==> flow/design.v <==
module AMBA_APB(
  input logic pclk,
  input logic prst_n,
  input logic [4:0] paddr,
  input logic pselx,
  input logic penable,
  input logic pwrite,
  input logic [31:0] pwdata,
  output logic pready,
  output logic [31:0] prdata
);
  reg [31:0] mem[31:0];
  typedef enum {
    IDLE    = 0,
    SETUP   = 1,
    ACCESS  = 2,
    XXX     = 3
  } state_e;
  state_e state, next;
  always_ff @(posedge pclk or negedge prst_n)
    if (!prst_n)  state <= IDLE;
    else          state <= next;
  always_comb begin
    next = XXX;
    case (state)
      IDLE: begin
        if (pselx & !penable) next = SETUP;
        else                  next = IDLE;
      end
      SETUP: begin
        if (penable & pselx)  next = ACCESS;
      end
      ACCESS: begin
        if (pready)           next = IDLE;
        else                  next = ACCESS;
      end
      default: begin
        next = IDLE;
      end
    endcase
  end
  always_ff @(posedge pclk or negedge prst_n) begin
    if (!prst_n) begin
      pready <= 0;
      prdata <= 0;
    end
    else begin
      if (next == ACCESS) begin
        if (pwrite) begin
          mem[paddr] <= pwrite ? pwdata : mem[paddr];
        end
        else begin
          prdata     <= mem[paddr];
        end
        pready       <= 1;
      end
      else begin
        pready       <= 0;
      end
    end
  end
endmodule
==> reports on AMBA_APB <==
Reports on AMBA_APB
Each step is given for the RTL above and for the edited RTL.
Lines under "orig" count in the file above, lines under "edited" in the edited file.
"change" is "edited" less "orig", of the values as shown.
Library cell names are shortened.
{"block": "inputs", "top_module": "AMBA_APB", "clock_port": "pclk", "cell_library": "sky130hd", "lib_corner": "tt_025C_1v80"}

The edit
Unified diff, file above to edited file.
A script made this edit. It changes what the design does and was not meant as an optimisation.
begin of diff
@@ -6,8 +6,10 @@
   input logic penable,
   input logic pwrite,
-  input logic [31:0] pwdata,
+  input logic [31:0] pwdata_pad,
   output logic pready,
   output logic [31:0] prdata
 );
+  logic [31:0] pwdata;
+  always_ff @(posedge pclk) pwdata <= pwdata_pad;
   reg [31:0] mem[31:0];
   typedef enum {
end of diff

Elaborated design
Source: Yosys, flattened and elaborated. Widths are those after wreduce. Registers that Yosys merges into a memory's read port (data or address) are not register bits. Print and check cells do not count. Equal cells are merged and count once.
{"block": "word_totals", "element": "reg_bits", "orig": 1059, "edited": 1091, "change": 32}
{"block": "word_totals", "element": "latchBits", "orig": 0, "edited": 0, "change": 0}
{"block": "word_totals", "element": "ram_bits", "orig": 0, "edited": 0, "change": 0}
{"block": "word_totals", "element": "rom_bits", "orig": 0, "edited": 0, "change": 0}
{"block": "word_totals", "element": "clocked_rd_ports_x_width", "orig": 0, "edited": 0, "change": 0}
{"block": "word_totals", "element": "n_memories", "orig": 0, "edited": 0, "change": 0}
{"block": "word_totals", "element": "out_inout_bits", "orig": 33, "edited": 33, "change": 0}
{"block": "classes", "element": "add_sub_neg", "orig": 0, "edited": 0, "change": 0}
{"block": "classes", "element": "mul", "orig": 0, "edited": 0, "change": 0}
{"block": "classes", "element": "div", "orig": 0, "edited": 0, "change": 0}
{"block": "classes", "element": "compare", "orig": 0, "edited": 0, "change": 0}
{"block": "classes", "element": "n_eq", "orig": 34, "edited": 34, "change": 0}
{"block": "classes", "element": "shifts", "orig": 0, "edited": 0, "change": 0}
{"block": "classes", "element": "muxes", "orig": 6, "edited": 6, "change": 0}
{"block": "classes", "element": "n_logic", "orig": 3, "edited": 3, "change": 0}
{"block": "classes", "element": "reduce_logical", "orig": 36, "edited": 36, "change": 0}
Operator kinds equal on both sides are left out: 18.

Longest topological paths
Yosys ltp: most cells in a row. Word level: on the elaborated netlist, between registers, memories and ports. Mapped: between sequential cells and ports; inverters and the memories' decode and read muxes count.
{"block": "logic_depth", "element": "ltp_word", "orig": 6, "edited": 6, "change": 0}
{"block": "logic_depth", "element": "abc_area", "orig": "0", "edited": "0"}
{"block": "logic_depth", "element": "mapped_depth", "orig": 11, "edited": 10, "change": -1}

Netlist
Source: synth_stat.txt of the flow (Yosys; design flattened, memories mapped). It holds for the ABC_AREA given above (unset counts as 0); a run with the other value may have another netlist.
{"block": "by_type", "cell": "and3_1", "orig": 124, "edited": 171, "change": 47}
{"block": "by_type", "cell": "dfxtp_1", "orig": 0, "edited": 32, "change": 32}
{"block": "by_type", "cell": "nor2_1", "orig": 49, "edited": 30, "change": -19}
{"block": "by_type", "cell": "a2111oi_0", "orig": 29, "edited": 47, "change": 18}
{"block": "by_type", "cell": "mux2i_1", "orig": 19, "edited": 6, "change": -13}
{"block": "by_type", "cell": "nor3_1", "orig": 58, "edited": 47, "change": -11}
{"block": "by_type", "cell": "nor2b_1", "orig": 15, "edited": 4, "change": -11}
{"block": "by_type", "cell": "a22o_1", "orig": 23, "edited": 13, "change": -10}
{"block": "by_type", "cell": "clkbuf_1", "orig": 50, "edited": 58, "change": 8}
{"block": "by_type", "cell": "a221oi_1", "orig": 20, "edited": 12, "change": -8}
{"block": "by_type", "cell": "inv_1", "orig": 12, "edited": 5, "change": -7}
{"block": "by_type", "cell": "a21oi_1", "orig": 34, "edited": 28, "change": -6}
{"block": "by_type", "cell": "nor2_2", "orig": 10, "edited": 15, "change": 5}
{"block": "by_type", "cell": "nor3b_1", "orig": 8, "edited": 3, "change": -5}
{"block": "by_type", "cell": "a22oi_1", "orig": 307, "edited": 303, "change": -4}
{"block": "by_type", "cell": "o21ai_0", "orig": 36, "edited": 40, "change": 4}
{"block": "by_type", "cell": "a32oi_1", "orig": 12, "edited": 8, "change": -4}
{"block": "by_type", "cell": "buf_6", "orig": 12, "edited": 8, "change": -4}
Cell types equal on both sides are left out: 13.
The list need not be complete.
{"block": "synth_totals", "element": "stdcells", "orig": 2289, "edited": 2310, "change": 21}
{"block": "synth_totals", "element": "area_um2", "orig": 39644.3, "edited": 40214.8, "change": 570.5}
{"block": "synth_totals", "element": "sequential_area_um2", "orig": 31676.6, "edited": 32317.2, "change": 640.6}
{"block": "synth_totals", "element": "ff_cells", "orig": 1061, "edited": 1093, "change": 32}
{"block": "synth_totals", "element": "buffers", "orig": 134, "edited": 145, "change": 11}

Path before layout
Path of least setup slack by OpenSTA after synthesis, without wires, with an ideal clock, recovery checks aside; 20% of the period is set as input and as output delay. Where synthesis merged equal registers, the netlist keeps one of their names.
{"block": "synth_timing", "element": "kind", "orig": "in2reg", "edited": "in2reg"}
{"block": "synth_timing", "element": "from", "orig": "input port paddr[4]", "edited": "input port paddr[3]"}
{"block": "synth_timing", "element": "to", "orig": "register mem[1][0]", "edited": "register mem[16][0]"}
{"block": "synth_timing", "element": "tclk_ps", "orig": 5000, "edited": 5000, "change": 0}
{"block": "synth_timing", "element": "input_delay_ps", "orig": 1000, "edited": 1000, "change": 0}
{"block": "synth_timing", "element": "arrival_ps", "orig": 4061, "edited": 4038, "change": -23}
{"block": "synth_timing", "element": "slack_ps", "orig": 478, "edited": 501, "change": 23}
{"block": "synth_timing", "element": "delay_ps", "orig": 3522, "edited": 3499, "change": -23}
{"block": "synth_timing", "element": "path_stages", "orig": 4, "edited": 5, "change": 1}
{"block": "synth_timing", "element": "path_buffers", "orig": 2, "edited": 3, "change": 1}
{"block": "synth_timing", "element": "period_less_setup_slack_ps", "orig": 4522, "edited": 4499, "change": -23}
"delay_ps" is the arrival time less input delay plus setup time.
"path_stages": output pins that drive a net of the path, with the launching flip-flop's if there is one; two outputs of one cell count as two.
"period_less_setup_slack_ps" = period - worst setup slack (recovery checks aside). The figure is calculated, with input and output delays left at 20% of the set period.
Between the ends stands the longest chain of elaborated cells between them, by number of cells; it is not shown to be the way that was timed. Of several equally long chains one is given.
A line is the first line of the expression or statement that the cell stems from. Yosys adds cells for indexed reads and writes and turns some case tables into memories.
{"block": "synth_between_orig", "path_cell_list": "buf_4 > or3b_2 > buf_2 > nor3_1", "elab_chain_len": 2}
{"block": "synth_lines_orig", "element": "start: declaration", "line": 4, "source": "input logic [4:0] paddr,"}
{"block": "synth_lines_orig", "element": "== test 5 x 1 -> 1 bit", "line": 50, "source": "mem[paddr] <= pwrite ? pwdata : mem[paddr];"}
{"block": "synth_lines_orig", "element": "AND reduction 4 bit"}
{"block": "synth_lines_orig", "element": "end: assignment", "line": 50}
{"block": "synth_lines_orig", "element": "end: declaration", "line": 12, "source": "reg [31:0] mem[31:0];"}
{"block": "synth_between_edited", "path_cell_list": "buf_4 > or2_4 > buf_4 > clkbuf_1 > nor3_1", "elab_chain_len": 2}
{"block": "synth_lines_edited", "element": "start: declaration", "line": 4, "source": "input logic [4:0] paddr,"}
{"block": "synth_lines_edited", "element": "== test 5 bit", "line": 52, "source": "mem[paddr] <= pwrite ? pwdata : mem[paddr];"}
{"block": "synth_lines_edited", "element": "AND reduction 4 bit"}
{"block": "synth_lines_edited", "element": "end: assignment", "line": 52}
{"block": "synth_lines_edited", "element": "end: declaration", "line": 14, "source": "reg [31:0] mem[31:0];"}

Worst path after layout
From the final timing report of each run of pair A: the path of least setup slack in the routed layout; clock arrival at registers is part of the times.
The report prints the path's times to 10 ps; the period is as set.
{"block": "layout_timing", "element": "kind", "orig": "in2reg", "edited": "in2reg"}
{"block": "layout_timing", "element": "from", "orig": "input port paddr[1]", "edited": "input port paddr[3]"}
{"block": "layout_timing", "element": "to", "orig": "register mem[14][5]", "edited": "register prdata[29]"}
{"block": "layout_timing", "element": "tclk_ps", "orig": 5000, "edited": 5000, "change": 0}
{"block": "layout_timing", "element": "input_delay_ps", "orig": 1000, "edited": 1000, "change": 0}
{"block": "layout_timing", "element": "arrival_ps", "orig": 3720, "edited": 4470, "change": 750}
{"block": "layout_timing", "element": "slack_ps", "orig": 1580, "edited": 1080, "change": -500}
{"block": "layout_timing", "element": "path_stages", "orig": 6, "edited": 10, "change": 4}
{"block": "layout_timing", "element": "path_buffers", "orig": 3, "edited": 4, "change": 1}
Between the ends stands the longest chain of elaborated cells between them, by number of cells; it is not shown to be the way that was timed. Of several equally long chains one is given.
{"block": "layout_between_orig", "path_cell_list": "buf_2 > buf_4 > nand2b_2 > nor3_4 > nor2b_4 > buf_4", "elab_chain_len": 2}
{"block": "layout_lines_orig", "element": "start: declaration", "line": 4, "source": "input logic [4:0] paddr,"}
{"block": "layout_lines_orig", "element": "== test 5 x 4 -> 1 bit", "line": 50, "source": "mem[paddr] <= pwrite ? pwdata : mem[paddr];"}
{"block": "layout_lines_orig", "element": "AND reduction 4 bit"}
{"block": "layout_lines_orig", "element": "end: assignment", "line": 50}
{"block": "layout_lines_orig", "element": "end: declaration", "line": 12, "source": "reg [31:0] mem[31:0];"}
{"block": "layout_between_edited", "path_cell_list": "clkdlybuf4s50_1 > buf_4 > nor2_4 > buf_4 > buf_4 > and3_1 > a2111oi_0 > nand4_1 > nor4_1 > o21ai_1", "elab_chain_len": 2}
{"block": "layout_lines_edited", "element": "start: declaration", "line": 4, "source": "input logic [4:0] paddr,"}
{"block": "layout_lines_edited", "element": "== test 5 bit", "line": 55, "source": "prdata     <= mem[paddr];"}
{"block": "layout_lines_edited", "element": "parallel mux 32 bit (select 32 bit)", "line": 55}
{"block": "layout_lines_edited", "element": "end: assignment", "line": 47, "source": "prdata <= 0;"}
{"block": "layout_lines_edited", "element": "end: assignment", "line": 55}
{"block": "layout_lines_edited", "element": "end: declaration", "line": 10, "source": "output logic [31:0] prdata"}

Measured runs
Runs of the flow (Yosys, OpenROAD) on both versions; the two runs of a pair have the same settings. The constraints put input and output delay at 20% of the set period each and load the outputs with 0.01 pF.
{"block": "flow_settings_pair_A", "CORE_UTILIZATION": 40, "PLACE_DENSITY": 0.6, "period_ns": 5.0, "CAP_MARGIN": 20, "CORE_MARGIN": 2, "SLEW_MARGIN": 20}
{"block": "results_pair_A", "element": "yosys_chip_area_um2", "orig": 39644.3, "edited": 40214.8, "change": 570.5}
{"block": "results_pair_A", "element": "design.die.area_um2", "orig": 101646.0, "edited": 103089.0, "change": 1443.0}
{"block": "results_pair_A", "element": "finish.stdcell_area_um2", "orig": 46001.6, "edited": 46807.4, "change": 805.8}
{"block": "results_pair_A", "element": "finalUtil_frac", "orig": 0.468, "edited": 0.469, "change": 0.001}
{"block": "results_pair_A", "element": "ws_setup_ps", "orig": 1578, "edited": 1076, "change": -502}
{"block": "results_pair_A", "element": "setup_tns_ps", "orig": 0, "edited": 0, "change": 0}
{"block": "results_pair_A", "element": "timing.hold.ws_ps", "orig": 447, "edited": 455, "change": 8}
{"block": "results_pair_A", "element": "totalPower_w", "orig": 0.018778, "edited": 0.019543, "change": 0.000765}
{"block": "results_pair_A", "element": "period_less_ws_ps", "orig": 3422, "edited": 3924, "change": 502}
{"block": "flow_settings_pair_B", "CELL_PAD_IN_SITES_DETAIL_PLACEMENT": 0, "CORE_MARGIN": 3, "CORE_UTILIZATION": 70, "CTS_CLUSTER_DIAMETER": 205, "CTS_CLUSTER_SIZE": 13, "MAX_ROUTING_LAYER": "met4", "MIN_ROUTING_LAYER": "met1", "PLACE_DENSITY_LB_ADDON": 0.28, "SLEW_MARGIN": 35, "period_ns": 2.44, "CAP_MARGIN": 20}
{"block": "results_pair_B", "element": "yosys_chip_area_um2", "orig": 39644.3, "edited": 40214.8, "change": 570.5}
{"block": "results_pair_B", "element": "design.die.area_um2", "orig": 59526.2, "edited": 60361.1, "change": 834.9}
{"block": "results_pair_B", "element": "finish.stdcell_area_um2", "orig": 48132.4, "edited": 48918.2, "change": 785.8}
{"block": "results_pair_B", "element": "finalUtil_frac", "orig": 0.867, "edited": 0.864, "change": -0.003}
{"block": "results_pair_B", "element": "ws_setup_ps", "orig": 56, "edited": -49, "change": -105}
{"block": "results_pair_B", "element": "setup_tns_ps", "orig": 0, "edited": -123, "change": -123}
{"block": "results_pair_B", "element": "totalPower_w", "orig": 0.037032, "edited": 0.038396, "change": 0.001364}
{"block": "results_pair_B", "element": "period_less_ws_ps", "orig": 2384, "edited": 2489, "change": 105}
"period_less_ws_ps" is the run's clock period less its worst setup slack. It is reckoned from that one timing run; input and output delays stay at 20% of the period that was set.
"totalPower_w" is the tool's figure for a default switching activity; nothing was simulated.
